==> flow/design.v <==
`timescale 1ns / 1ps
module alu_top (
    input  logic        clk,
    input  logic [31:0] op1,
    input  logic [31:0] op2,
    input  logic [3:0]  alu_ctrl,
    output logic [31:0] alu_result,
    output logic        zero
    );
logic [31:0] op1_q;
logic [31:0] op2_q;
logic [3:0]  alu_ctrl_q;
logic [31:0] result_d;
logic        zero_d;
always_ff @(posedge clk)
begin
    op1_q      <= op1;
    op2_q      <= op2;
    alu_ctrl_q <= alu_ctrl;
    alu_result <= result_d;
    zero       <= zero_d;
end
alu computation (
    .op1(op1_q),
    .op2(op2_q),
    .alu_ctrl(alu_ctrl_q),
    .alu_result(result_d),
    .zero(zero_d)
    );
endmodule

`timescale 1ns / 1ps
module alu (
    input logic [31:0] op1,
    input logic [31:0] op2,
    input logic [3:0] alu_ctrl,
    output logic [31:0] alu_result,
    output logic zero
    );
logic [31:0]add_result;
logic [31:0]sub_result;
logic [31:0]and_result;
logic [31:0]or_result;
logic [31:0]xor_result;
logic [31:0]sll_result;
logic [31:0]srl_result;
logic [31:0]sra_result;
logic [31:0]slt_result;
logic [31:0]sltu_result;
assign add_result = op1 + op2 ;
assign sub_result = op1 - op2 ;
assign or_result  = op1 | op2 ; 
assign and_result = op1 & op2 ;
assign xor_result  = op1 ^ op2 ;
assign sll_result  = op1 << op2 ;
assign srl_result  = op1 >> op2 ;
assign sra_result  = $signed(op1) >>> op2 ;
assign slt_result  = ($signed(op1) < $signed(op2)) ? 1 : 0 ;
assign sltu_result  = (op1 < op2) ? 1 : 0 ;
always@(*)
begin
    case(alu_ctrl)
       4'b0000: alu_result = add_result ;
       4'b1000: alu_result = sub_result ;
       4'b0001: alu_result = sll_result ;
       4'b0010: alu_result = slt_result ;
       4'b0011: alu_result = sltu_result ;
       4'b0100: alu_result = xor_result ;
       4'b0101: alu_result = srl_result ;
       4'b1101: alu_result = sra_result ;
       4'b0110: alu_result = or_result ;
       4'b0111: alu_result = and_result ;
       default: alu_result = 32'b0 ;
    endcase
end
assign zero = (alu_result == 0)? 1 : 0 ;    
endmodule
# Step by step through the tools: alu_top
# What the tools print for alu_top, step after step.
# Lines are those of the file above, counted from 1.
inputs:
  top_module: "alu_top"
  clk_port: "clk"
  library: "sky130hd"
  lib_corner: "tt_025C_1v80"

# Elaborated design
# Source: Yosys, flattened and elaborated, memories not mapped. Widths are those after wreduce; folded enables and synchronous resets count as part of the registers. Registers that Yosys merges into a memory's read port (data or address) are not register bits. Print and check cells do not count.
op_classes:
  n_addsub: 2
  cmp: 2
  equal: 9
  shift: 3
  mux: 4
  n_logic: 3
  n_reduce_logical: 2
ops:
  columns: ["operator", "count"]
  rows:
  - ["parallel mux 32 bit (select 10 bit)", 1]
  - ["< comparator 32 bit", 2]
  - ["adder 32 bit", 1]
  - ["subtractor 32 bit", 1]
  - ["AND 32 bit", 1]
  - ["OR 32 bit", 1]
  - ["XOR 32 bit", 1]
  - ["left shift 32 x 32 -> 32 bit", 1]
  - [">> shifter 32 x 32 -> 32 bit", 1]
  - [">>> shifter 32 x 32 -> 32 bit", 1]
  - ["zero test 32 bit", 1]
  - ["== test 4 x 3 -> 1 bit with constant B", 4]
  - ["== test 4 x 2 -> 1 bit with constant B", 2]
  - ["== test 4 bit with constant B", 2]
  - ["== test 4 x 1 -> 1 bit with constant B", 1]
  - ["zero test 4 bit", 1]
  - ["two-way mux 1 bit", 3]
word_totals:
  reg_bits: 101
  input_bits: 69
  output_inout_bits: 33
  word_cells: 30

# Depth
# Yosys ltp: most cells in a row. Word level: on the elaborated netlist, between registers, memories and ports. Mapped: between sequential cells and ports; inverters and the memories' decode and read muxes count.
logic_depth:
  ltp_word: 5
  abc_area: 0
  mapped_depth: 19
  ltp_nobuf: 15

# Synthesis result
# Source: synth_stat.txt of the flow (Yosys; design flattened, memories mapped). It holds for the ABC_AREA given above (unset counts as 0); a run with the other value may have another netlist.
synth_totals:
  mapped_cells: 1631
  mapped_area_um2: 12299.3
  sequential_area_um2: 2021.9
  ff_cells: 101
  n_buf: 135
by_type:
  columns: ["type", "count", "type_area_um2"]
  rows:
  - ["sky130_fd_sc_hd__dfxtp_1", 101, 2.02E+03]
  - ["sky130_fd_sc_hd__ha_1", 97, 1.21E+03]
  - ["sky130_fd_sc_hd__mux4_2", 42, 945.907]
  - ["sky130_fd_sc_hd__a21oi_1", 133, 665.638]
  - ["sky130_fd_sc_hd__nor2_1", 157, 589.315]
  - ["sky130_fd_sc_hd__mux2i_1", 50, 500.48]
  - ["sky130_fd_sc_hd__nand2_1", 124, 465.446]
  - ["sky130_fd_sc_hd__o21ai_0", 93, 465.446]
  - ["sky130_fd_sc_hd__a211oi_1", 55, 412.896]
  - ["sky130_fd_sc_hd__clkbuf_1", 95, 356.592]
  - ["sky130_fd_sc_hd__inv_1", 91, 341.578]
  - ["sky130_fd_sc_hd__o211ai_1", 34, 255.245]
  - ["sky130_fd_sc_hd__nor3_1", 50, 250.24]
  - ["sky130_fd_sc_hd__mux2_2", 21, 236.477]
  - ["sky130_fd_sc_hd__o22ai_1", 34, 212.704]
  - ["sky130_fd_sc_hd__nand3_1", 32, 160.154]
  - ["sky130_fd_sc_hd__xnor2_1", 18, 157.651]
  - ["sky130_fd_sc_hd__a31oi_1", 22, 137.632]
# Not listed: further types 69, cells in them 382.
# The figures by module come from a second, unflattened synthesis with its own total; it is not the netlist above.
hier_totals:
  hier_cells: 1704
  hier_area_um2: 12844.8
# Rows give one instance, submodules left out.
modules:
  columns: ["mod", "instances", "n_cells", "area_um2", "seq_area_um2"]
  rows:
  - ["alu", 1, 1603, 10822.9, 0.0]
  - ["alu_top", 1, 101, 2021.9, 2021.9]

# Timing after synthesis
# Source: OpenSTA report_checks on the synthesized netlist (no wires, ideal clock, input and output delay 20% of the period each), path of least setup slack; recovery checks are left aside. Register names are those of the netlist, which keeps one name where synthesis merged equal registers.
synth_path:
  path_kind: "register to register"
  from: "register op2_q[1]"
  to: "register zero"
  clock_period_ns: 7.0
  setup_ns: 0.073
  launch_ns: 0.000
  t_arrival_ns: 5.335
  required_time_ns: 6.927
  path_slack_ns: 1.592
  path_delay_ns: 5.408
  stages: 18
  n_path_buf: 3
  period_less_setup_slack_ns: 5.408
# "path_delay_ns" = arrival - input delay + setup time.
# "stages": output pins that drive a net of the path, with the launching flip-flop's if there is one; two outputs of one cell count as two.
# "period_less_setup_slack_ns" is the clock period less the worst setup slack; recovery checks do not enter. This is arithmetic on one report: input and output delays are still those of the set period (20% each).
synth_between:
  cell_sequence: "sky130_fd_sc_hd__dfxtp_1 > sky130_fd_sc_hd__buf_4 > sky130_fd_sc_hd__inv_2 > sky130_fd_sc_hd__clkbuf_1 > sky130_fd_sc_hd__clkbuf_1 > sky130_fd_sc_hd__ha_1 > sky130_fd_sc_hd__a211oi_1 > sky130_fd_sc_hd__o21ai_0 > sky130_fd_sc_hd__nand3_1 > sky130_fd_sc_hd__o311ai_0 > sky130_fd_sc_hd__a311oi_1 > sky130_fd_sc_hd__or4b_4 > sky130_fd_sc_hd__or4_1 > sky130_fd_sc_hd__or3_1 > sky130_fd_sc_hd__or4_1 > sky130_fd_sc_hd__or4_1 > sky130_fd_sc_hd__or4b_1 > sky130_fd_sc_hd__nor3_2"
  cone_cells: 15
  cone_lines: 12
  cone_classes: "add/sub (2); compare (2); shift (3); mux (4); logic (3); reduce/logical (1)"
synth_rtl:
  columns: ["element", "line", "source"]
  rows:
  - ["start: declaration", 11, "logic [31:0] op2_q;"]
  - ["start: assignment", 18, "op2_q      <= op2;"]
  - ["end: assignment", 21, "zero       <= zero_d;"]
  - ["end: declaration", 8, "output logic        zero"]
# Chain of elaborated cells between the ends: none given.
# Nets of the timed path that keep an RTL name, with a line that drives or declares them; the list need not be complete.
synth_nets:
  columns: ["net", "line", "source"]
  rows:
  - ["computation.alu_result[5]", 62, "case(alu_ctrl)"]

# Timing after layout
# From the final timing report of job 1: the path of least setup slack in the routed layout; clock arrival at registers is part of the times.
layout_path:
  path_kind: "register to register"
  from: "register op2_q[5]"
  to: "register zero"
  clock_period_ns: 8.94
  setup_ns: 0.07
  launch_ns: 0.39
  t_arrival_ns: 7.04
  required_time_ns: 9.26
  path_slack_ns: 2.22
  stages: 15
  n_path_buf: 0
layout_between:
  cell_sequence: "sky130_fd_sc_hd__dfxtp_1 > sky130_fd_sc_hd__clkinv_1 > sky130_fd_sc_hd__ha_1 > sky130_fd_sc_hd__inv_1 > sky130_fd_sc_hd__a2111oi_0 > sky130_fd_sc_hd__a211oi_1 > sky130_fd_sc_hd__nor3_1 > sky130_fd_sc_hd__xnor2_1 > sky130_fd_sc_hd__o22ai_1 > sky130_fd_sc_hd__nand4b_1 > sky130_fd_sc_hd__or4b_2 > sky130_fd_sc_hd__or4_1 > sky130_fd_sc_hd__or4_1 > sky130_fd_sc_hd__or4b_1 > sky130_fd_sc_hd__nor3_2"
  cone_cells: 15
  cone_lines: 12
  cone_classes: "add/sub (2); compare (2); shift (3); mux (4); logic (3); reduce/logical (1)"
layout_rtl:
  columns: ["element", "line", "source"]
  rows:
  - ["start: declaration", 11, "logic [31:0] op2_q;"]
  - ["start: assignment", 18, "op2_q      <= op2;"]
  - ["end: assignment", 21, "zero       <= zero_d;"]
  - ["end: declaration", 8, "output logic        zero"]
# Chain of elaborated cells between the ends: none given.
# Nets of the timed path that keep an RTL name, with a line that drives or declares them; the list need not be complete.
layout_nets:
  columns: ["net", "line", "source"]
  rows:
  - ["computation.alu_result[10]", 62, "case(alu_ctrl)"]

Record of 3 stored runs of the RTL-to-layout flow on alu_top, platform sky130hd. The runs are unordered. Constraints: input delay and output delay 20% of the set period each, output load 0.01 pF.
"power_mw" is the tool's figure for a default switching activity; nothing was simulated.

--- job 1 ---
==> flow/run.sh <==
#!/bin/bash
# the make line also repeats the synthesis and layout settings of config.mk as NAME=value (left out here)
make -C /OpenROAD-flow-scripts/flow DESIGN_CONFIG=/design/flow/config.mk WORK_HOME=/design/flow/orfs CLKGATE_MAP_FILE= finish
==> flow/config.mk <==
export PLATFORM = sky130hd
export DESIGN_NAME = alu_top
export DESIGN_NICKNAME = alu_top
export VERILOG_FILES = /design/flow/design.v
export SDC_FILE = /design/flow/constraint.sdc
export NUM_CORES = 4
export LEC_CHECK = 0
export ABC_AREA = 0
export CAP_MARGIN = 40
export CORE_MARGIN = 2
export CORE_UTILIZATION = 17
export HOLD_SLACK_MARGIN = 0.23
export MIN_ROUTING_LAYER = met1
export PLACE_DENSITY_LB_ADDON = 0.24
export SETUP_SLACK_MARGIN = -0.06
export SLEW_MARGIN = 20
==> flow/constraint.sdc <==
create_clock -name core_clock -period 8.94 [get_ports {clk}]
set_input_delay 1.7880 -clock core_clock [delete_from_list [all_inputs] [get_ports {clk}]]
set_output_delay 1.7880 -clock core_clock [all_outputs]
set_load 0.01 [all_outputs]

==> results, as YAML <==
results:
  final_cell_area_um2: 14671.6
  ys_area_um2: 12299.3
  final_setup_ws_ns: 2.222
  worst_hold_slack_ns: 0.955
  die_um2: 74515.4
  power_mw: 1.731
  tns_setup_ns: 0.000

--- job 2 ---
==> flow/run.sh <==
#!/bin/bash
# the make line also repeats the synthesis and layout settings of config.mk as NAME=value (left out here)
make -C /OpenROAD-flow-scripts/flow DESIGN_CONFIG=/design/flow/config.mk WORK_HOME=/design/flow/orfs CLKGATE_MAP_FILE= finish
==> flow/config.mk <==
export PLATFORM = sky130hd
export DESIGN_NAME = alu_top
export DESIGN_NICKNAME = alu_top
export VERILOG_FILES = /design/flow/design.v
export SDC_FILE = /design/flow/constraint.sdc
export NUM_CORES = 4
export LEC_CHECK = 0
export ABC_AREA = 0
export CAP_MARGIN = 35
export CORE_ASPECT_RATIO = 1.47
export CORE_MARGIN = 2
export CORE_UTILIZATION = 45
export MIN_ROUTING_LAYER = met1
export PLACE_DENSITY = 0.41
export SLEW_MARGIN = 20
==> flow/constraint.sdc <==
create_clock -name core_clock -period 7.0 [get_ports {clk}]
set_input_delay 1.4000 -clock core_clock [delete_from_list [all_inputs] [get_ports {clk}]]
set_output_delay 1.4000 -clock core_clock [all_outputs]
set_load 0.01 [all_outputs]

==> results, as YAML <==
results:
  final_cell_area_um2: 13933.4
  ys_area_um2: 12299.3
  final_setup_ws_ns: 0.812
  worst_hold_slack_ns: 0.960
  die_um2: 28694.9
  power_mw: 2.152
  tns_setup_ns: 0.000

--- job 3 ---
==> flow/run.sh <==
#!/bin/bash
# the make line also repeats the synthesis and layout settings of config.mk as NAME=value (left out here)
make -C /OpenROAD-flow-scripts/flow DESIGN_CONFIG=/design/flow/config.mk WORK_HOME=/design/flow/orfs CLKGATE_MAP_FILE= finish
==> flow/config.mk <==
export PLATFORM = sky130hd
export DESIGN_NAME = alu_top
export DESIGN_NICKNAME = alu_top
export VERILOG_FILES = /design/flow/design.v
export SDC_FILE = /design/flow/constraint.sdc
export NUM_CORES = 4
export LEC_CHECK = 0
export ABC_AREA = 1
export CAP_MARGIN = 30
export CELL_PAD_IN_SITES_GLOBAL_PLACEMENT = 1
export CORE_ASPECT_RATIO = 0.9
export CORE_MARGIN = 2
export CORE_UTILIZATION = 70
export CTS_CLUSTER_DIAMETER = 45
export MIN_ROUTING_LAYER = met1
export PLACE_DENSITY = 0.44
export SETUP_SLACK_MARGIN = 1.04
export SLEW_MARGIN = 20
==> flow/constraint.sdc <==
create_clock -name core_clock -period 3.49 [get_ports {clk}]
set_input_delay 0.6980 -clock core_clock [delete_from_list [all_inputs] [get_ports {clk}]]
set_output_delay 0.6980 -clock core_clock [all_outputs]
set_load 0.01 [all_outputs]

==> results, as YAML <==
outcome: "incomplete, placement halted on GPL-0301"
